==> flow/design.v <==
module RCServo(clk, rst, RxD_data, RCServo_pulse);
input clk;
input rst;
input [9:0] RxD_data;
output RCServo_pulse;
reg [9:0] RxD_data_reg;
always @(posedge clk) if(rst) RxD_data_reg <= 10'd0; else RxD_data_reg <= RxD_data;
parameter ClkDiv = 195;   
reg [7:0] ClkCount;
reg ClkTick;
always @(posedge clk) if(rst) ClkTick <= 1'b0; else ClkTick <= (ClkCount==ClkDiv-2);  
always @(posedge clk) if(rst) ClkCount <= 8'b0; else if(ClkTick) ClkCount <= 8'b0; else ClkCount <= ClkCount + 1'b1; 
reg [11:0] PulseCount;
always @(posedge clk) if(rst) PulseCount <= 12'b0; else if(ClkTick) PulseCount <= PulseCount + 1'b1;  
reg [9:0] RCServo_position;
always @(posedge clk) if(rst) RCServo_position <= 10'd0; else if(PulseCount==0) RCServo_position <= RxD_data_reg; 
reg RCServo_pulse;
always @(posedge clk) if(rst) RCServo_pulse <= 1'b0; else RCServo_pulse <= (PulseCount < {2'b00,RCServo_position}); 
endmodule
module multiplexerServo(select, normalSort, servoTest, muxOut);
input [0:0] select;		 
input [9:0] normalSort, servoTest;	 
output [9:0] muxOut;	 
reg [9:0] muxOut;	 
parameter normal = 1'b0, test = 1'b1;  
always@(select or normalSort or servoTest)
	begin
		case(select)
			normal:
				begin
				muxOut <= normalSort;	 
				end
			test:
				begin
				muxOut <= servoTest;	 
				end
		endcase
	end
endmodule
module multiplexerFour(select, muxOut, startOut, controllerInput, maintenanceInput, controllerStart, maintenanceStart);
input [0:0] select;	 
input controllerStart, maintenanceStart;	 
input [2:0] controllerInput, maintenanceInput;	 
output startOut;	 
output [2:0] muxOut;	 
reg startOut;
reg [2:0] muxOut;
parameter controller = 1'b0, maintenance = 1'b1; 
always@(select or controllerInput or maintenanceStart or controllerStart or maintenanceInput)
	begin
		case(select)
			controller:
				begin
				startOut <= controllerStart;	 
				muxOut <= controllerInput;	 
				end
			maintenance:
				begin
				startOut <= maintenanceStart;	 
				muxOut <= maintenanceInput;	 
				end
		endcase
	end
endmodule
module multiplexerOutput(select, normalOutput, maintenanceOutput, muxOut);
input [0:0] select;		 
input [2:0] normalOutput, maintenanceOutput;	 
output [2:0] muxOut;	 
reg [2:0] muxOut;	 
parameter normal = 1'b0, maintenance = 1'b1;  
always@(select or normalOutput or maintenanceOutput)
	begin
		case(select)
			normal:
				begin
				muxOut <= normalOutput;	 
				end
			maintenance:
				begin
				muxOut <= maintenanceOutput;	 
				end
		endcase
	end
endmodule
module multiplexerSeven(select, mbedInput, controllerOutput, maintenanceOutput);
input [0:0] select;	 
input [6:0] mbedInput;	 
output [6:0] controllerOutput, maintenanceOutput;	 
reg [6:0] controllerOutput, maintenanceOutput;	 
parameter controller = 1'b0, maintenance = 1'b1;  
always@(select or mbedInput)
	begin
		case(select)
			controller:
				begin
				controllerOutput <= mbedInput;	 
				maintenanceOutput <= 7'b0111111;	 
				end
			maintenance:
				begin
				maintenanceOutput <= mbedInput;	 
				controllerOutput <= 7'b1101110;	 
				end
		endcase
	end
endmodule
module multiplexerThree(select, controllerInput, maintenanceInput, controllerStart, maintenanceStart, startOut, muxOut);
input [0:0] select;
input [0:0] controllerStart, maintenanceStart;
input [1:0] controllerInput, maintenanceInput;
output [0:0] startOut;
output [1:0] muxOut;
reg [0:0] startOut;
reg [1:0] muxOut;
parameter controller = 1'b0, maintenance = 1'b1; 
always@(select or controllerStart or controllerInput or maintenanceStart or maintenanceInput)
	begin
		case(select)
			controller:
				begin
				startOut <= controllerStart;
				muxOut <= controllerInput;
				end
			maintenance:
				begin
				startOut <= maintenanceStart;
				muxOut <= maintenanceInput;
				end
		endcase
	end
endmodule
module controller(clk, rst, mbedInput, mbedOutput, sortStart, sortColour, dispenseStart, dispense, sortCompleteIn, dispenseCompleteIn);
input rst;
input clk;					 
input [6:0] mbedInput;		 
input sortCompleteIn, dispenseCompleteIn;
output [2:0] mbedOutput;	 
output [2:0] sortColour;	 
output [0:0] sortStart, dispenseStart;	 
output [1:0] dispense;		 
reg [6:0] mbedInput_reg;	 
reg [6:0] mbedInputCheck;
reg [0:0] sortStart;
reg [2:0] sortColour;
reg [0:0] dispenseStart;
reg [1:0] dispense;			
reg [2:0] mbedOutput;
reg sortCompleteOut, dispenseCompleteOut;
reg recieved;
reg [15:0] count;
always@(posedge clk)
	if(rst)
		begin
		mbedInput_reg <= 0;
		mbedInputCheck <= 0;
		sortStart <= 0;
		sortColour <= 0;
		dispenseStart <= 0;
		dispense <= 0;
		mbedOutput <= 0;
		sortCompleteOut <= 0;
		dispenseCompleteOut <= 0;
		recieved <= 0;
		count <= 0;
		end
	else
	begin
	if(sortCompleteIn == 1'b1)	 
		begin
		sortCompleteOut <= 1'b1;	 
		end
	if(dispenseCompleteIn == 1'b1)  
		begin
		dispenseCompleteOut <= 1'b1;  
		end
	if(mbedInputCheck != mbedInput)
		begin
		mbedInputCheck <= mbedInput;	 
		mbedInput_reg <= mbedInput;	 
		recieved <= 1'b1;	 
		sortCompleteOut <= 1'b0;	 
		dispenseCompleteOut <= 1'b0;	 
		end
	else
		begin
		if(count >= 50000)	 
			begin
			count <= 16'b0;
			recieved <= 1'b0;
			end
		else
			begin
			count <= count + 1'b1;
			end
		end
	sortStart <= mbedInput_reg[0:0];		 
	sortColour <= mbedInput_reg[3:1];	 
	dispenseStart <= mbedInput_reg[4:4];	 
	dispense <= mbedInput_reg[6:5];		 
	mbedOutput[0:0] <= recieved;		 
	mbedOutput[1:1] <= sortCompleteOut;	 
	mbedOutput[2:2] <= dispenseCompleteOut;	 
	end
endmodule
module dispense(clk, rst, start, dispense, dispenseServoRed, dispenseServoGreenBlue, complete, redLED, greenLED, blueLED);
input rst;
input clk, start;  
input [1:0] dispense;	 
output [9:0] dispenseServoRed, dispenseServoGreenBlue;	 
output complete;
output [0:0] redLED, greenLED, blueLED;
reg [3:0] state;  
reg [9:0] dispenseServoRed, dispenseServoGreenBlue;  
reg [14:0] pause;  
reg [1:0] dispense_reg, dispenseCheck;  
reg complete;
reg [0:0] redLED, greenLED, blueLED;
parameter control = 4'd0, red = 4'd1, redSecond = 4'd2, redThird = 4'd3, green = 4'd4, greenSecond = 4'd5, greenThird = 4'd6, blue = 4'd7, blueSecond = 4'd8, blueThird = 4'd9;
always@(posedge clk)
	if(rst)
		begin
		dispenseServoRed <= 10'd440;
		dispenseServoGreenBlue <= 10'd375;
		state <= 0;
		pause <= 0;
		dispense_reg <= 0;
		dispenseCheck <= 0;
		complete <= 0;
		redLED <= 0;
		greenLED <= 0;
		blueLED <= 0;
		end
	else
	begin
		if(dispense != dispenseCheck)	 
			begin
			dispenseCheck <= dispense;	 
			dispense_reg <= dispense;	 
			complete <= 1'b0;
			end
		if(start == 1'b1)	 
			begin
				case(state)
						control:		 
							begin
							if(dispense_reg == 2'b00)	 
								begin
								dispense_reg <= 2'b11;	 
								state <= red;			 
								end
							else if(dispense_reg == 2'b01)	 
								begin
								dispense_reg <= 2'b11;	 
								state <= green;			 
								end
							else if(dispense_reg == 2'b10)	 
								begin
								dispense_reg <= 2'b11;	 
								state <= blue;			 
								end
							else
								begin
								state <= control;		 
								end
							end
						red:			 
							begin
							redLED <= 1'b1;
							dispenseServoRed <= 10'd200;	 
							state <= redSecond;			 
							end
						redSecond:		 
							begin
							if(pause >= 30000)		 
								begin
								pause <= 15'b0;				 
								dispenseServoRed <= 10'd440;	 
								state <= redThird;
								end
							else
								begin
								pause <= pause + 1'b1;		 
								state <= redSecond;		 
								end
							end
						redThird:
							begin
							if(pause >= 20000)		 
								begin
								pause <= 15'b0;
								complete <= 1'b1;	 
								redLED <= 1'b0;
								state <= control;	 
								end
							else
								begin
								pause <= pause + 1'b1;
								state <= redThird;
								end
							end
						green:			 
							begin
							greenLED <= 1'b1;
							dispenseServoGreenBlue <= 10'd355;
							if(pause >= 15000)		 
								begin
								pause <= 15'b0;
								state <= greenSecond;				 
								end
							else
								begin
								pause <= pause + 1'b1;
								state <= green;
								end						
							end
						greenSecond:	 
							begin
							dispenseServoGreenBlue <= 10'd590;	 
							if(pause >= 20000)		 
								begin
								pause <= 15'b0;				 
								state <= greenThird;
								end
							else
								begin
								pause <= pause + 1'b1;		 
								state <= greenSecond;	 
								end
							end
						greenThird:
							begin
							dispenseServoGreenBlue <= 10'd375;	 
							if(pause >= 20000)		 
								begin
								pause <= 15'b0;
								complete <= 1'b1;	 
								greenLED <= 1'b0;
								state <= control;	 
								end
							else
								begin
								pause <= pause + 1'b1;
								state <= greenThird;
								end
							end
						blue:			 
							begin
							blueLED <= 1'b1;
							dispenseServoGreenBlue <= 10'd395;
							if(pause >= 15000)		 
								begin
								pause <= 15'b0;
								state <= blueSecond;			 
								end
							else
								begin
								pause <= pause + 1'b1;
								state <= blue;
								end
							end
						blueSecond:		 
							begin
							dispenseServoGreenBlue <= 10'd10;	 
							if(pause >= 20000)			 
								begin
								pause <= 15'b0;					 
								state <= blueThird;
								end
							else
								begin
								pause <= pause + 1'b1;		 
								state <= blueSecond;	 
								end
							end
						blueThird:
							begin
								dispenseServoGreenBlue <= 10'd375;	 
								if(pause >= 20000)		 
								begin
								pause <= 15'b0;
								complete <= 1'b1;	 
								blueLED <= 1'b0;
								state <= control;	 
								end
							else
								begin
								pause <= pause + 1'b1;
								state <= blueThird;
								end
							end
				endcase
			end
	end	
endmodule
module sort(clk, rst, start, colour, sortServoRedBlue, sortServoGreenOther, sortServoBinRecycle, liftUp, liftDown, complete, redLED, greenLED, blueLED);
input rst;
input clk, start;
input [2:0] colour;
output [9:0] sortServoRedBlue, sortServoGreenOther, sortServoBinRecycle;
output [0:0] liftUp, liftDown;
output complete;
output [0:0] redLED, greenLED, blueLED;
reg [9:0] sortServoRedBlue, sortServoGreenOther, sortServoBinRecycle;
reg [0:0] liftUp, liftDown;
reg [3:0] state;
reg [16:0] pause;
reg [2:0] colour_reg, colourCheck;
reg complete;
reg [0:0] redLED, greenLED, blueLED;
parameter colourSense = 4'd0, red = 4'd1, redSecond = 4'd2, green = 4'd3, greenSecond = 4'd4,
		  blue = 4'd5, blueSecond = 4'd6, bin = 4'd7, binSecond = 4'd8, binThird = 4'd9,
		  recycle = 4'd10, recycleSecond = 4'd11, recycleThird = 4'd12, lift = 4'd13, liftTwo = 4'd14, liftThree = 4'd15;
always@(posedge clk)
	if(rst)
		begin
		sortServoRedBlue <= 10'd355;
		sortServoGreenOther <= 10'd340;
		sortServoBinRecycle <= 10'd580;
		liftUp <= 1'b1;
		liftDown <= 1'b0;
		state <= 0;
		pause <= 0;
		colour_reg <= 0;
		colourCheck <= 0;
		complete <= 0;
		redLED <= 0;
		greenLED <= 0;
		blueLED <= 0;
		end
	else
	begin
		if(colour != colourCheck)
				begin
					colourCheck <= colour;
					colour_reg <= colour;
					complete <= 1'b0;
				end
		if(start == 1'b1)
			begin
				case(state)
					colourSense:					 
						begin
							if(colour_reg == 3'b000)	 
								begin
								colour_reg <= 3'b111;	 
								state <= red;
								end
							else if(colour_reg == 3'b001)  
								begin
								colour_reg <= 3'b111;	 
								state <= green;
								end
							else if(colour_reg == 3'b010)	 
								begin
								colour_reg <= 3'b111;	 
								state <= blue;
								end
							else if(colour_reg == 3'b011)	 
								begin
								colour_reg <= 3'b111;	 
								state <= bin;
								end
							else if(colour_reg == 3'b100)	 
								begin
								colour_reg <= 3'b111;	 
								state <= recycle;
								end
							else if(colour_reg == 3'b101)	 
								begin
								colour_reg <= 3'b111;	 
								state <= lift;
								end
							else
								begin
								state <= colourSense;
								end
						end
					red:							 
						begin
						redLED <= 1'b1;
						sortServoRedBlue <= 10'd570;   
							if(pause >= 20000)		 
								begin
								pause <= 17'b0;                  
								sortServoRedBlue <= 10'd355;     
								state <= redSecond;  
								end
							else
								begin
								pause <= pause + 1'b1;	 
								state <= red;	 
								end                    
						end
					redSecond:
						begin
						if(pause >= 5000)		 
							begin
							pause <= 17'b0;
							complete <= 1'b1;	 
							redLED <= 1'b0;
							state <= colourSense;  
							end
						else
							begin
							pause <= pause + 1'b1;
							state <= redSecond;
							end
						end
					green:							 
						begin
						greenLED <= 1'b1;
						sortServoGreenOther <= 10'd70; 	 
							if(pause >= 20000)		 
								begin
								pause <= 17'b0;
								sortServoGreenOther <= 10'd340;	 
								state <= greenSecond;			 
								end
							else						 
								begin
								pause <= pause + 1'b1;	 
								state <= green;			 
								end				 
						end
					greenSecond:
						begin
						if(pause >= 5000)		 
							begin
							pause <= 17'b0;
							complete <= 1'b1;	 
							greenLED <= 1'b0;
							state <= colourSense;  
							end
						else
							begin
							pause <= pause + 1'b1;	 
							state <= greenSecond;	 
							end	
						end
					blue:							 
						begin
						blueLED <= 1'b1;
						sortServoRedBlue <= 10'd185;   
							if(pause >= 20000)	 
								begin
								pause <= 17'b0;                  
								sortServoRedBlue <= 10'd355;     
								state <= blueSecond;
								end
							else
								begin
								pause <= pause + 1'b1;	 
								state <= blue;	 
								end					
						end
					blueSecond:
						begin
						if(pause >= 5000)	 
							begin
							pause <= 17'b0;
							complete <= 1'b1;	 
							blueLED <= 1'b0;
							state <= colourSense;		 
							end
						else
							begin
							pause <= pause + 1'b1;
							state <= blueSecond;
							end
						end
					bin:							 
						begin
						sortServoGreenOther <= 10'd560;	 
						sortServoBinRecycle <= 10'd350;	 
							if(pause >= 20000)	 
								begin
								pause <= 17'b0;																
								sortServoGreenOther <= 10'd340;	 
								state <= binSecond;	 
								end
							else
								begin
								pause <= pause + 1'b1;	 
								state <= bin;	 
								end			
						end
					binSecond:
						begin
						if(pause >= 20000)	 
								begin
								pause <= 17'b0;
								sortServoBinRecycle <= 10'd580;	 
								state <= binThird;
								end
							else
								begin
								pause <= pause + 1'b1;	 
								state <= binSecond;	 
								end
						end
					binThird:
						begin
						if(pause >= 5000)	 
							begin
							pause <= 17'b0;
							complete <= 1'b1;	 
							state <= colourSense;			 
							end
						else
							begin
							pause <= pause + 1'b1;
							state <= binThird;
							end
						end
					recycle:						 
						begin
						sortServoGreenOther <= 10'd560;	 
						sortServoBinRecycle <= 10'd580;	 
							if(pause >= 20000)	 
								begin
								pause <= 17'b0;								
								sortServoGreenOther <= 10'd340;	 
								state <= recycleSecond;		 
								end
							else
								begin
								pause <= pause + 1'b1;	 
								state <= recycle;	 
								end										
						end
					recycleSecond:
						begin
						if(pause >= 20000)	 
							begin
							pause <= 17'b0;
							sortServoBinRecycle <= 10'd350;	 
							state <= recycleThird;
							end
						else
							begin
							pause <= pause + 1'b1;	 
							state <= recycleSecond;	 
							end	
						end
					recycleThird:
						begin
						if(pause >= 5000)		 
							begin
							pause <= 17'b0;
							complete <= 1'b1;	 
							state <= colourSense;	 
							end
						else
							begin
							pause <= pause + 1'b1;
							state <= recycleThird;
							end
						end
					lift:				 
						begin
						liftUp <= 1'b0; 
						liftDown <= 1'b0; 
						if(pause >= 100000)	 
							begin
							pause <= 17'b0;
							state <= liftTwo;	 
							end
						else
							begin
							pause <= pause + 1'b1;
							state <= lift;
							end
						end
					liftTwo:
						begin
						liftUp <= 1'b1; 
						liftDown <= 1'b0; 
						if(pause >= 10000)		 
							begin
							pause <= 17'b0;
							state <= liftThree;
							end
						else
							begin
							pause <= pause + 1'b1;
							state <= liftTwo;
							end
						end
					liftThree:
						begin
						liftUp <= 1'b1;  
						liftDown <= 1'b1; 
						if(pause >= 100000)		 
							begin
							pause <= 17'b0;
							liftUp <= 1'b1; 
							liftDown <= 1'b0; 
							complete <= 1'b1;	 
							state <= colourSense;
							end
						else
							begin
							pause <= pause + 1'b1;
							state <= liftThree;
							end
						end
				endcase
		end
	end
endmodule
module maintenance(clk, rst, inputSignal, results, sortStart, dispenseStart, sortColour, dispense, sortComplete, dispenseComplete,
			selectRedBlue, selectGreenOther, selectBinRecycle, selectRed, selectGreenBlue, positionRedBlue, positionGreenOther, positionBinRecycle, positionRed, positionGreenBlue, state);
input rst;
input clk;
input [6:0] inputSignal;
input sortComplete, dispenseComplete;
output [2:0] results;
output [2:0] sortColour;	 
output sortStart, dispenseStart;	 
output [1:0] dispense;		 
output [9:0] positionRedBlue, positionGreenOther, positionBinRecycle, positionRed, positionGreenBlue;
output selectRedBlue, selectGreenOther, selectBinRecycle, selectRed, selectGreenBlue;
output [4:0] state;
reg [4:0] state;
reg [0:0] start;
reg [5:0] controlSignal;
reg [5:0] controlSignal_reg;
reg [5:0] controlSignalCheck;
reg [2:0] sortColour;
reg sortStart, dispenseStart;
reg [1:0] dispense;
reg [2:0] results;
reg [0:0] complete;
reg [0:0] received;
reg [14:0] pause;
reg [15:0] count;
reg [9:0] positionRedBlue, positionGreenOther, positionBinRecycle, positionRed, positionGreenBlue;
reg selectRedBlue, selectGreenOther, selectBinRecycle, selectRed, selectGreenBlue;
parameter control = 5'd0, binHopper = 5'd1, dispenseRed = 5'd2, dispenseGreen = 5'd3, dispenseBlue = 5'd4,
		  testRedBlueLeft = 5'd5, testRedBlueCentre = 5'd6, testRedBlueRight = 5'd7, testGreenOtherUp = 5'd8,
		  testGreenOtherCentre = 5'd9, testGreenOtherDown = 5'd10, testBinRecycleLeft = 5'd11,
		  testBinRecycleRight = 5'd12, testRedPush = 5'd13, testRedHome = 5'd14, testGreenBlueLeft = 5'd15,
		  testGreenBlueCentre = 5'd16, testGreenBlueRight = 5'd17, maintenanceEND = 5'd18;
always@(posedge clk)
	if(rst) results <= 3'b0; else
	begin
	results[0:0] <= received;
	results[1:1] <= complete;
	results[2:2] <= 1'b0;
	end
always@(posedge clk)
	if(rst)
		begin
		dispense <= 2'b11;
		sortColour <= 3'b111;
		state <= 0;
		pause <= 0;
		count <= 0;
		start <= 0;
		controlSignal <= 0;
		controlSignal_reg <= 0;
		controlSignalCheck <= 0;
		sortStart <= 0;
		dispenseStart <= 0;
		complete <= 0;
		received <= 0;
		positionRedBlue <= 0;
		positionGreenOther <= 0;
		positionBinRecycle <= 0;
		positionRed <= 0;
		positionGreenBlue <= 0;
		selectRedBlue <= 0;
		selectGreenOther <= 0;
		selectBinRecycle <= 0;
		selectRed <= 0;
		selectGreenBlue <= 0;
		end
	else
	begin
		controlSignal <= inputSignal[5:0];	 
		start <= inputSignal[6:6];			 
		if(controlSignal != controlSignalCheck)	 
			begin
			controlSignalCheck <= controlSignal;	 
			controlSignal_reg <= controlSignal;		 
			received <= 1'b1;	 
			complete <= 1'b0;	 
			end
		else if(count == 50000)	 
			begin
			count <= 16'b0;
			received <= 1'b0;
			end
		else
			begin
			count <= count + 1'b1;
			end
		if(start)	 
			begin
				case(state)
					control:
						begin
							if(controlSignal_reg == 6'b000001)	 
								begin
								controlSignal_reg <= 6'b111111;	 
								state <= binHopper;
								end
							else if(controlSignal_reg == 6'b000010)	 
								begin
								controlSignal_reg <= 6'b111111;	 
								state <= dispenseRed;
								end
							else if(controlSignal_reg == 6'b000011)	 
								begin
								controlSignal_reg <= 6'b111111;	 
								state <= dispenseGreen;
								end
							else if(controlSignal_reg == 6'b000100)	 
								begin
								controlSignal_reg <= 6'b111111;	 
								state <= dispenseBlue;
								end
							else if(controlSignal_reg == 6'b000101)	 
								begin
								controlSignal_reg <= 6'b111111;	 
								state <= testRedBlueLeft;
								end
							else if(controlSignal_reg == 6'b000110)	 
								begin
								controlSignal_reg <= 6'b111111;	 
								state <= testRedBlueCentre;
								end
							else if(controlSignal_reg == 6'b000111)	 
								begin
								controlSignal_reg <= 6'b111111;	 
								state <= testRedBlueRight;
								end
							else if(controlSignal_reg == 6'b001000)	 
								begin
								controlSignal_reg <= 6'b111111;	 
								state <= testGreenOtherUp;
								end
							else if(controlSignal_reg == 6'b001001)	 
								begin
								controlSignal_reg <= 6'b111111;	 
								state <= testGreenOtherCentre;
								end
							else if(controlSignal_reg == 6'b001010)	 
								begin
								controlSignal_reg <= 6'b111111;	 
								state <= testGreenOtherDown;
								end
							else if(controlSignal_reg == 6'b001011)	 
								begin
								controlSignal_reg <= 6'b111111;	 
								state <= testBinRecycleLeft;
								end
							else if(controlSignal_reg == 6'b001100)	 
								begin
								controlSignal_reg <= 6'b111111;	 
								state <= testBinRecycleRight;
								end
							else if(controlSignal_reg == 6'b001101)	 
								begin
								controlSignal_reg <= 6'b111111;	 
								state <= testRedPush;	
								end
							else if(controlSignal_reg == 6'b001110)	 
								begin
								controlSignal_reg <= 6'b111111;	 
								state <= testRedHome;
								end
							else if(controlSignal_reg == 6'b001111)	 
								begin
								controlSignal_reg <= 6'b111111;	 
								state <= testGreenBlueLeft;
								end
							else if(controlSignal_reg == 6'b010000)	 
								begin
								controlSignal_reg <= 6'b111111;	 
								state <= testGreenBlueCentre;
								end
							else if(controlSignal_reg == 6'b010001)	 
								begin
								controlSignal_reg <= 6'b111111;	 
								state <= testGreenBlueRight;
								end
							else if(controlSignal_reg == 6'b010010)	 
								begin
								controlSignal_reg <= 6'b111111;	 
								state <= maintenanceEND;
								end
							else		 
								begin
								state <= control;
								end
						end
					binHopper:			 
						begin
						sortStart <= 1'b1;	 
						sortColour <= 3'b011;	 
						if(sortComplete)	 
							begin
							sortColour <= 3'b111;	 
							sortStart <= 1'b0;		 
							complete <= 1'b1;		 
							state <= control;		
							end
						else				 
							begin
							state <= binHopper;
							end
						end
					dispenseRed:		 
						begin
						dispenseStart <= 1'b1;	 
						dispense <= 2'b00;		 
						if(dispenseComplete)	 
							begin
							dispense <= 2'b11;	 
							dispenseStart <= 1'b0;	 
							complete <= 1'b1;	 
							state <= control;	 
							end
						else
							begin
							state <= dispenseRed;	 
							end
						end
					dispenseGreen:		 
						begin
						dispenseStart <= 1'b1;	 
						dispense <= 2'b01;		 
						if(dispenseComplete)	 
							begin
							dispense <= 2'b11;	 
							dispenseStart <= 1'b0;	 
							complete <= 1'b1;	 
							state <= control;	 
							end
						else
							begin
							state <= dispenseGreen;	 
							end
						end
					dispenseBlue:		 
						begin
						dispenseStart <= 1'b1;	 
						dispense <= 2'b10;		 
						if(dispenseComplete)	 
							begin
							dispense <= 2'b11;	 
							dispenseStart <= 1'b0;	 
							complete <= 1'b1;	 
							state <= control;	 
							end
						else
							begin
							state <= dispenseBlue;  
							end
						end
					testRedBlueLeft:
						begin
						selectRedBlue <= 1'b1;
						positionRedBlue <= 10'd570;	 
						if(pause == 25000)	 
							begin
							pause <= 15'b0;	 
							complete <= 1'b1;
							state <= control;	 
							end
						else
							begin
							pause <= pause + 1'b1;
							state <= testRedBlueLeft;
							end
						end
					testRedBlueCentre:
						begin
						selectRedBlue <= 1'b1;
						positionRedBlue <= 10'd355;	 
						if(pause == 25000)	 
							begin
							pause <= 15'b0;	 
							complete <= 1'b1;
							state <= control;	 
							end
						else
							begin
							pause <= pause + 1'b1;	 
							state <= testRedBlueCentre;	 
							end
						end
					testRedBlueRight:
						begin
						selectRedBlue <= 1'b1;
						positionRedBlue <= 10'd185;	 
						if(pause == 25000)	 
							begin
							pause <= 15'b0;	 
							complete <= 1'b1;
							state <= control;	 
							end
						else
							begin
							pause <= pause + 1'b1;	 
							state <= testRedBlueRight;	 
							end
						end
					testGreenOtherUp:
						begin
						selectGreenOther <= 1'b1;
						positionGreenOther <= 10'd560;	 
						if(pause == 25000)	 
							begin
							pause <= 15'b0;	 
							complete <= 1'b1;
							state <= control;	 
							end
						else
							begin
							pause <= pause + 1'b1;	 
							state <= testGreenOtherUp;	 
							end
						end
					testGreenOtherCentre:
						begin
						selectGreenOther <= 1'b1;
						positionGreenOther <= 10'd340;	 
						if(pause == 25000)	 
							begin
							pause <= 15'b0;	 
							complete <= 1'b1;
							state <= control;	 
							end
						else
							begin
							pause <= pause + 1'b1;	 
							state <= testGreenOtherCentre;	 
							end
						end
					testGreenOtherDown:
						begin
						selectGreenOther <= 1'b1;
						positionGreenOther <= 10'd70;	 
						if(pause == 25000)	 
							begin
							pause <= 15'b0;	 
							complete <= 1'b1;
							state <= control;	 
							end
						else
							begin
							pause <= pause + 1'b1;	 
							state <= testGreenOtherDown;	 
							end
						end
					testBinRecycleLeft:
						begin
						selectBinRecycle <= 1'b1;
						positionBinRecycle <= 10'd350;	 
						if(pause == 25000)	 
							begin
							pause <= 15'b0;	 
							complete <= 1'b1;
							state <= control;	 
							end
						else
							begin
							pause <= pause + 1'b1;	 
							state <= testBinRecycleLeft;	 
							end
						end
					testBinRecycleRight:
						begin
						selectBinRecycle <= 1'b1;
						positionBinRecycle <= 10'd580;	 
						if(pause == 25000)	 
							begin
							pause <= 15'b0;	 
							complete <= 1'b1;
							state <= control;	 
							end
						else
							begin
							pause <= pause + 1'b1;	 
							state <= testBinRecycleRight;	 
							end
						end
					testRedPush:
						begin
						selectRed <= 1'b1;
						positionRed <= 10'd200;	 
						if(pause == 25000)	 
							begin
							pause <= 15'b0;	 
							complete <= 1'b1;
							state <= control;	 
							end
						else
							begin
							pause <= pause + 1'b1;	 
							state <= testRedPush;	 
							end
						end
					testRedHome:
						begin
						selectRed <= 1'b1;
						positionRed <= 10'd440;	 
						if(pause == 25000)	 
							begin
							pause <= 15'b0;	 
							complete <= 1'b1;
							state <= control;	 
							end
						else
							begin
							pause <= pause + 1'b1;	 
							state <= testRedHome;	 
							end
						end
					testGreenBlueLeft:
						begin
						selectGreenBlue <= 1'b1;
						positionGreenBlue <= 10'd550;	 
						if(pause == 25000)	 
							begin
							pause <= 15'b0;	 
							complete <= 1'b1;
							state <= control;	 
							end
						else
							begin
							pause <= pause + 1'b1;	 
							state <= testGreenBlueLeft;	 
							end
						end
					testGreenBlueCentre:
						begin
						selectGreenBlue <= 1'b1;
						positionGreenBlue <= 10'd355;	 
						if(pause == 25000)	 
							begin
							pause <= 15'b0;	 
							complete <= 1'b1;
							state <= control;	 
							end
						else
							begin
							pause <= pause + 1'b1;	 
							state <= testGreenBlueCentre;	 
							end
						end
					testGreenBlueRight:
						begin
						selectGreenBlue <= 1'b1;
						positionGreenBlue <= 10'd10;	 
						if(pause == 25000)	 
							begin
							pause <= 15'b0;	 
							complete <= 1'b1;
							state <= control;	 
							end
						else
							begin
							pause <= pause + 1'b1;	 
							state <= testGreenBlueRight;	 
							end
						end
					maintenanceEND:
						begin
						selectRedBlue <= 1'b1;
						selectGreenOther <= 1'b1;
						selectBinRecycle <= 1'b1;
						selectRed <= 1'b1;
						selectGreenBlue <= 1'b1;
						positionRedBlue <= 10'd355;
						positionGreenOther <= 10'd355;
						positionBinRecycle <= 10'd580;
						positionRed <= 10'd440;
						positionGreenBlue <= 10'd355;
						if(pause == 25000)	 
							begin
							pause <= 15'b0;
							selectRedBlue <= 1'b0;
							selectGreenOther <= 1'b0;
							selectBinRecycle <= 1'b0;
							selectRed <= 1'b0;
							selectGreenBlue <= 1'b0;
							complete <= 1'b1;
							state <= control;
							end
						else
							begin
							pause <= pause + 1'b1;
							state <= maintenanceEND;
							end
						end
				endcase
			end
	end
endmodule
module System(
	clk,
	rst,
	mbed,
	select,
	GreenBlueServoOut,
	RedServoOut,
	BinRecycleServoOut,
	RedBlueServoOut,
	GreenOtherServoOut,
	dispenseBlueLED,
	dispenseComplete,
	dispenseGreenLED,
	dispenseRedLED,
	mainState,
	mbedOutput,
	results,
	sortBlueLED,
	sortComplete,
	sortGreenLED,
	sortRedLED
);
input	clk;
input	rst;
input	[6:0] mbed;
input	[0:0] select;
output	GreenBlueServoOut;
output	RedServoOut;
output	BinRecycleServoOut;
output	RedBlueServoOut;
output	GreenOtherServoOut;
output	[0:0] dispenseBlueLED;
output	[0:0] dispenseComplete;
output	[0:0] dispenseGreenLED;
output	[0:0] dispenseRedLED;
output	[4:0] mainState;
output	[2:0] mbedOutput;
output	[2:0] results;
output	[0:0] sortBlueLED;
output	[0:0] sortComplete;
output	[0:0] sortGreenLED;
output	[0:0] sortRedLED;
wire	[1:0] conDispenseColour;
wire	[0:0] conDispenseStart;
wire	[2:0] conSortColour;
wire	[0:0] conSortStart;
wire	[2:0] controllerOutput;
wire	[0:0] dispenseComplete_ALTERA_SYNTHESIZED;
wire	[9:0] mainBinRecycle;
wire	[1:0] mainDispenseColour;
wire	[0:0] maindispenseStart;
wire	[9:0] mainGreenBlue;
wire	[9:0] mainGreenOther;
wire	[9:0] mainRed;
wire	[9:0] mainRedBlue;
wire	[2:0] mainSortColour;
wire	[0:0] mainSortStart;
wire	[2:0] maintenanceOutput;
wire	[9:0] normalBinRecycle;
wire	[9:0] normalGreenBlue;
wire	[9:0] normalGreenOther;
wire	[9:0] normalRed;
wire	[9:0] normalRedBlue;
wire	[0:0] selectBinRecycle;
wire	[0:0] selectGreenBlue;
wire	[0:0] selectGreenOther;
wire	[0:0] selectRed;
wire	[0:0] selectRedBlue;
wire	[0:0] sortComplete_ALTERA_SYNTHESIZED;
wire	[0:0] startSort;
wire	[9:0] SYNTHESIZED_WIRE_0;
wire	[9:0] SYNTHESIZED_WIRE_1;
wire	[9:0] SYNTHESIZED_WIRE_2;
wire	[2:0] SYNTHESIZED_WIRE_3;
wire	[6:0] SYNTHESIZED_WIRE_4;
wire	[6:0] SYNTHESIZED_WIRE_5;
wire	[0:0] SYNTHESIZED_WIRE_6;
wire	[1:0] SYNTHESIZED_WIRE_7;
wire	[9:0] SYNTHESIZED_WIRE_8;
wire	[9:0] SYNTHESIZED_WIRE_9;
RCServo	b2v_BinRecycleServo(.clk(clk),.rst(rst),
.RxD_data(SYNTHESIZED_WIRE_0),.RCServo_pulse(BinRecycleServoOut));
defparam	b2v_BinRecycleServo.ClkDiv = 4;
multiplexerServo	b2v_BinRecycleServoMux(.normalSort(normalBinRecycle),
.select(selectBinRecycle),.servoTest(mainBinRecycle),.muxOut(SYNTHESIZED_WIRE_0));
defparam	b2v_BinRecycleServoMux.normal = 'b0;
defparam	b2v_BinRecycleServoMux.test = 'b1;
RCServo	b2v_GreenBlueServo(.clk(clk),.rst(rst),
.RxD_data(SYNTHESIZED_WIRE_1),.RCServo_pulse(GreenBlueServoOut));
defparam	b2v_GreenBlueServo.ClkDiv = 4;
multiplexerServo	b2v_GreenBlueServoMux(.normalSort(normalGreenBlue),
.select(selectGreenBlue),.servoTest(mainGreenBlue),.muxOut(SYNTHESIZED_WIRE_1));
defparam	b2v_GreenBlueServoMux.normal = 'b0;
defparam	b2v_GreenBlueServoMux.test = 'b1;
RCServo	b2v_GreenOtherServo(.clk(clk),.rst(rst),
.RxD_data(SYNTHESIZED_WIRE_2),.RCServo_pulse(GreenOtherServoOut));
defparam	b2v_GreenOtherServo.ClkDiv = 4;
multiplexerServo	b2v_GreenOtherServoMux(.normalSort(normalGreenOther),
.select(selectGreenOther),.servoTest(mainGreenOther),.muxOut(SYNTHESIZED_WIRE_2));
defparam	b2v_GreenOtherServoMux.normal = 'b0;
defparam	b2v_GreenOtherServoMux.test = 'b1;
sort	b2v_inst(.clk(clk),.rst(rst),
.start(startSort),.colour(SYNTHESIZED_WIRE_3),.complete(sortComplete_ALTERA_SYNTHESIZED),.blueLED(sortBlueLED),.greenLED(sortGreenLED),.redLED(sortRedLED),.sortServoBinRecycle(normalBinRecycle),.sortServoGreenOther(normalGreenOther),.sortServoRedBlue(normalRedBlue));
defparam	b2v_inst.bin = 'b0111;
defparam	b2v_inst.binSecond = 'b1000;
defparam	b2v_inst.binThird = 'b1001;
defparam	b2v_inst.blue = 'b0101;
defparam	b2v_inst.blueSecond = 'b0110;
defparam	b2v_inst.colourSense = 'b0000;
defparam	b2v_inst.green = 'b0011;
defparam	b2v_inst.greenSecond = 'b0100;
defparam	b2v_inst.recycle = 'b1010;
defparam	b2v_inst.recycleSecond = 'b1011;
defparam	b2v_inst.recycleThird = 'b1100;
defparam	b2v_inst.red = 'b0001;
defparam	b2v_inst.redSecond = 'b0010;
multiplexerFour	b2v_inst11(.controllerStart(conSortStart),
.maintenanceStart(mainSortStart),.controllerInput(conSortColour),.maintenanceInput(mainSortColour),.select(select),.startOut(startSort),.muxOut(SYNTHESIZED_WIRE_3));
defparam	b2v_inst11.controller = 'b0;
defparam	b2v_inst11.maintenance = 'b1;
multiplexerOutput	b2v_inst12(.maintenanceOutput(maintenanceOutput),
.normalOutput(controllerOutput),.select(select),.muxOut(mbedOutput));
defparam	b2v_inst12.maintenance = 'b1;
defparam	b2v_inst12.normal = 'b0;
multiplexerThree	b2v_inst17(.controllerInput(conDispenseColour),
.controllerStart(conDispenseStart),.maintenanceInput(mainDispenseColour),.maintenanceStart(maindispenseStart),.select(select),.muxOut(SYNTHESIZED_WIRE_7),.startOut(SYNTHESIZED_WIRE_6));
defparam	b2v_inst17.controller = 'b0;
defparam	b2v_inst17.maintenance = 'b1;
maintenance	b2v_inst2(.clk(clk),.rst(rst),
.sortComplete(sortComplete_ALTERA_SYNTHESIZED),.dispenseComplete(dispenseComplete_ALTERA_SYNTHESIZED),.inputSignal(SYNTHESIZED_WIRE_4),.sortStart(mainSortStart),.dispenseStart(maindispenseStart),.selectRedBlue(selectRedBlue),.selectGreenOther(selectGreenOther),.selectBinRecycle(selectBinRecycle),.selectRed(selectRed),.selectGreenBlue(selectGreenBlue),.dispense(mainDispenseColour),.positionBinRecycle(mainBinRecycle),.positionGreenBlue(mainGreenBlue),.positionGreenOther(mainGreenOther),.positionRed(mainRed),.positionRedBlue(mainRedBlue),.results(maintenanceOutput),.sortColour(mainSortColour),.state(mainState));
defparam	b2v_inst2.binHopper = 'b00001;
defparam	b2v_inst2.control = 'b00000;
defparam	b2v_inst2.dispenseBlue = 'b00100;
defparam	b2v_inst2.dispenseGreen = 'b00011;
defparam	b2v_inst2.dispenseRed = 'b00010;
defparam	b2v_inst2.maintenanceEND = 'b10010;
defparam	b2v_inst2.testBinRecycleLeft = 'b01011;
defparam	b2v_inst2.testBinRecycleRight = 'b01100;
defparam	b2v_inst2.testGreenBlueCentre = 'b10000;
defparam	b2v_inst2.testGreenBlueLeft = 'b01111;
defparam	b2v_inst2.testGreenBlueRight = 'b10001;
defparam	b2v_inst2.testGreenOtherCentre = 'b01001;
defparam	b2v_inst2.testGreenOtherDown = 'b01010;
defparam	b2v_inst2.testGreenOtherUp = 'b01000;
defparam	b2v_inst2.testRedBlueCentre = 'b00110;
defparam	b2v_inst2.testRedBlueLeft = 'b00101;
defparam	b2v_inst2.testRedBlueRight = 'b00111;
defparam	b2v_inst2.testRedHome = 'b01110;
defparam	b2v_inst2.testRedPush = 'b01101;
controller	b2v_inst3(.clk(clk),.rst(rst),
.sortCompleteIn(sortComplete_ALTERA_SYNTHESIZED),.dispenseCompleteIn(dispenseComplete_ALTERA_SYNTHESIZED),.mbedInput(SYNTHESIZED_WIRE_5),.dispense(conDispenseColour),.dispenseStart(conDispenseStart),.mbedOutput(controllerOutput),.sortColour(conSortColour),.sortStart(conSortStart));
multiplexerSeven	b2v_inst4(.mbedInput(mbed),
.select(select),.controllerOutput(SYNTHESIZED_WIRE_5),.maintenanceOutput(SYNTHESIZED_WIRE_4));
defparam	b2v_inst4.controller = 'b0;
defparam	b2v_inst4.maintenance = 'b1;
dispense	b2v_inst6(.clk(clk),.rst(rst),
.start(SYNTHESIZED_WIRE_6),.dispense(SYNTHESIZED_WIRE_7),.complete(dispenseComplete_ALTERA_SYNTHESIZED),.blueLED(dispenseBlueLED),.dispenseServoGreenBlue(normalGreenBlue),.dispenseServoRed(normalRed),.greenLED(dispenseGreenLED),.redLED(dispenseRedLED));
defparam	b2v_inst6.blue = 'b0111;
defparam	b2v_inst6.blueSecond = 'b1000;
defparam	b2v_inst6.blueThird = 'b1001;
defparam	b2v_inst6.control = 'b0000;
defparam	b2v_inst6.green = 'b0100;
defparam	b2v_inst6.greenSecond = 'b0101;
defparam	b2v_inst6.greenThird = 'b0110;
defparam	b2v_inst6.red = 'b0001;
defparam	b2v_inst6.redSecond = 'b0010;
defparam	b2v_inst6.redThird = 'b0011;
RCServo	b2v_RedBlueServo(.clk(clk),.rst(rst),
.RxD_data(SYNTHESIZED_WIRE_8),.RCServo_pulse(RedBlueServoOut));
defparam	b2v_RedBlueServo.ClkDiv = 4;
multiplexerServo	b2v_RedBlueServoMux(.normalSort(normalRedBlue),
.select(selectRedBlue),.servoTest(mainRedBlue),.muxOut(SYNTHESIZED_WIRE_8));
defparam	b2v_RedBlueServoMux.normal = 'b0;
defparam	b2v_RedBlueServoMux.test = 'b1;
RCServo	b2v_RedServo(.clk(clk),.rst(rst),
.RxD_data(SYNTHESIZED_WIRE_9),.RCServo_pulse(RedServoOut));
defparam	b2v_RedServo.ClkDiv = 4;
multiplexerServo	b2v_RedServoMux(.normalSort(normalRed),
.select(selectRed),.servoTest(mainRed),.muxOut(SYNTHESIZED_WIRE_9));
defparam	b2v_RedServoMux.normal = 'b0;
defparam	b2v_RedServoMux.test = 'b1;
assign	dispenseComplete = dispenseComplete_ALTERA_SYNTHESIZED;
assign	results = maintenanceOutput;
assign	sortComplete = sortComplete_ALTERA_SYNTHESIZED;
endmodule
* Reports on System *
What the tools print for System, step after step.
Line numbers count from 1 in the design file above.
Operators carry their Yosys type and port widths (W data, S select, Z words).
Library cell names are shortened.
A cell with -- has no value.

inputs
  top = System
  clock input = clk
  standard-cell library = sky130hd
  library corner = tt_025C_1v80

* After elaboration *
Yosys after proc, flatten, opt, wreduce and memory -nomap, before mapping. Memory bits, and registers merged into a memory's read port (data or address), are not among the register bits. Print and check cells are not counted.

operators by class
  add/sub/neg operators = 15
  magnitude comparators = 13
  equal/unequal tests = 87
  mux-type cells = 190
  bitwise gates (word level) = 6
  reductions and logical operators = 92

operator list
  kind                     count
  $pmux W10 S2             10
  $mux W6                  21
  $mux W5                  21
  $pmux W5 S19             1
  $mux W4                  22
  $pmux W10 S4             2
  $mux W15                 5
  $pmux W17 S4             1
  $mux W17                 4
  $pmux W4 S16             1
  $add A12 B1 Y12 const B  5
  $lt A12 B10 Y1           5
  $logic_not A12 Y1        5
  $pmux W10 S3             2
  $mux W3                  20
  $pmux W10 S5             1
  $mux W10                 5
  $eq A6 B4 Y1 const B     8
  $pmux W15 S3             1
  $reduce_and A2 Y1        20
  $eq A4 B4 Y1 const B     10
  $eq A5 B4 Y1 const B     8
  $add A8 B1 Y8 const B    5
  $eq A8 B2 Y1 const B     5
  $pmux W4 S10             1
  $reduce_bool A2 Y1       17
  $add A16 B1 Y16 const B  2
  $reduce_or A2 Y1         16

Other operator kinds: 61; their cells: 179.

bit counts
  flip-flop bits (word level) = 475
  input port bits = 10
  output and inout port bits = 24
  word-level cells = 491

* Logic depth *
Depth = most cells in a row (Yosys ltp): at word level without a register or memory, in the mapped netlist without a sequential cell, where the memories' decode and read muxes count.

logic depth
  word-level depth = 22
  ABC_AREA = 0
  gate-level depth with buffers = 9
  gate-level depth less buffers = 8

* After synthesis *
Source: synth_stat.txt of the flow (Yosys; design flattened, memories mapped). It holds for the ABC_AREA given above (unset counts as 0); a run with the other value may have another netlist.
Totals and module areas in this step are rounded.

cell types
  cell type  count  total area (um^2)
  dfxtp_1    400    8,007.68
  nor2_1     334    1.25E+03
  xor2_1     99     867.082
  ha_1       69     863.328
  mux2i_1    68     680.653
  a21oi_1    132    660.634
  nand2_1    144    540.518
  nand3_1    87     435.418
  xnor2_1    48     420.403
  inv_1      96     360.346
  and3_1     53     331.568
  o21ai_0    62     310.298
  clkbuf_1   63     236.477
  nor3_1     40     200.192
  nand4_1    29     181.424
  nor4_1     26     162.656
  nor2b_1    24     150.144
  o21a_1     13     97.594

Other cell types: 56; their cells: 222.

synthesis totals
  standard cells after synthesis = 2,009
  mapped area = 17,550 um^2
  sequential part of the area = 8,008 um^2
  flip-flop cells = 400
  buffers = 81

The figures by module come from a second, unflattened synthesis with its own total; it is not the netlist above.

second synthesis, totals
  cell total of the unflattened synthesis = 2,391
  area (unflattened synthesis) = 21,780 um^2

Rows give one instance, submodules left out.

by module
  module               instances  cells  area (um^2)  seq. area (um^2)
  RCServo #(ClkDiv=4)  5          204    1,941        840.8
  maintenance          1          555    4,746        1,902
  sort                 1          322    2,758        1,161
  dispense             1          245    2,024        860.8
  controller           1          169    1,526        720.7
  multiplexerServo     5          11     161.4        0.0
  multiplexerSeven     1          15     103.8        0.0
  multiplexerFour      1          4      45.0         0.0
  multiplexerThree     1          3      33.8         0.0
  multiplexerOutput    1          3      33.8         0.0
  System               1          0      0.0          0.0

* Worst setup path after synthesis *
OpenSTA on the mapped netlist: ideal clock, no wires. The path of least setup slack (recovery checks aside). Input and output delay are each 20% of the period. Register names are those of the netlist, which keeps one name where synthesis merged equal registers.

timing after synthesis
  path type = input -> output
  start point = in select[0]
  end point = out mbedOutput[0]
  period = 10.0 ns
  external input delay = 2.000 ns
  output delay = 2.000 ns
  launch time at the first pin = 2.000 ns
  arrival = 2.917 ns
  data required time = 8.000 ns
  path slack = 5.083 ns
  path delay = 0.917 ns
  stages = 4
  path buffers = 3
  period reached after synthesis = 4.917 ns

"path delay" is the arrival time less input delay plus setup time.
At an output port there is no setup time.
"stages" counts driving pins, that of a launching flip-flop among them; a cell with two outputs on the path counts twice.
"period reached after synthesis" is the clock period less the worst setup slack; recovery checks do not enter. This is arithmetic on one report: input and output delays are still those of the set period (20% each).
The rows between start and end are the longest chain of elaborated cells between them; the timing report does not say that the signal goes this way. Where chains are equally long, one stands for them.
A line is the first line of the expression or statement that the cell stems from. Yosys adds cells for indexed reads and writes and turns some case tables into memories.

between the ends, after synthesis
  cells stage by stage = buf_6 -> buf_4 -> clkbuf_1 -> mux2_2
  cells in the longest elaborated chain = 2
  elaborated cells on any way between the ends = 2
  classes of those cells = 1 x mux; 1 x logic

ends and longest elaborated chain, after synthesis
  what         line  text
  from (decl)  1228  input [0:0] select;
  $not A1 Y1   73    case(select)
  $pmux W3 S2  73
  to (decl)    1239  output [2:0] mbedOutput;

* Timing after layout *
From the final timing report of run A: the path of least setup slack in the routed layout; clock arrival at registers is part of the times.

timing post-layout
  path type = input -> output
  start point = in select[0]
  end point = out mbedOutput[1]
  period = 3.88 ns
  external input delay = 0.78 ns
  output delay = 0.78 ns
  launch time at the first pin = 0.78 ns
  arrival = 2.26 ns
  data required time = 3.10 ns
  path slack = 0.84 ns
  stages = 4
  path buffers = 3

The rows between start and end are the longest chain of elaborated cells between them; the timing report does not say that the signal goes this way. Where chains are equally long, one stands for them.

between the ends, post-layout
  cells stage by stage = clkdlybuf4s50_1 -> buf_4 -> mux2_2 -> clkdlybuf4s50_1
  cells in the longest elaborated chain = 2
  elaborated cells on any way between the ends = 2
  classes of those cells = 1 x mux; 1 x logic

ends and longest elaborated chain, post-layout
  what         line  text
  from (decl)  1228  input [0:0] select;
  $not A1 Y1   73    case(select)
  $pmux W3 S2  73
  to (decl)    1239  output [2:0] mbedOutput;

Top module System; platform sky130hd; tools Yosys and OpenROAD; 3 stored runs in no particular order. Input and output delays are each 20% of the period that was set; the output load is 0.01 pF.
"achieved period" means the clock period less the worst setup slack. The figure is calculated, with input and output delays left at 20% of the set period.
"critical path time": the worst setup path's part of the clock period (all of it between registers, 20% less for each end at a port) less its slack. A launch clock that arrives late makes it longer, a capture clock that arrives late makes it shorter.
"overall power" is the tool's figure for a default switching activity; nothing was simulated.
The results are shown rounded.
Settings: - = not set for that run.

name                                      run A            run B            run C
CORE_UTILIZATION                          36               36               40
CTS_CLUSTER_SIZE                          87               98               53
MAX_ROUTING_LAYER                         met4             met4             -
MIN_ROUTING_LAYER                         met2             met2             -
PLACE_DENSITY_LB_ADDON                    0.12             0.26             -
SETUP_SLACK_MARGIN                        0.25             0.25             0.76
SLEW_MARGIN                               25               25               20
period_ns                                 3.88             4.69             10.0
CAP_MARGIN                                20               20               20
CORE_MARGIN                               2                10               2
CELL_PAD_IN_SITES_GLOBAL_PLACEMENT        -                1                -
CTS_CLUSTER_DIAMETER                      -                312              41
GPL_TIMING_DRIVEN                         -                0                0
chip area after synthesis (Yosys) (um^2)  17,550           17,550           17,550
die size (um^2)                           50,540           57,990           45,580
standard-cell area after routing (um^2)   20,180           18,900           20,630
worst setup slack after layout (ns)       0.840            1.087            4.338
final setup TNS (ns)                      0.000            0.000            0.000
lowest hold slack (ns)                    0.443            0.435            0.451
overall power (W)                         0.00955          0.005339         0.003906
achieved period (ns)                      3.040            3.603            5.662
critical path time (ns)                   1.49             1.73             1.66
worst setup path type                     input -> output  input -> output  input -> output
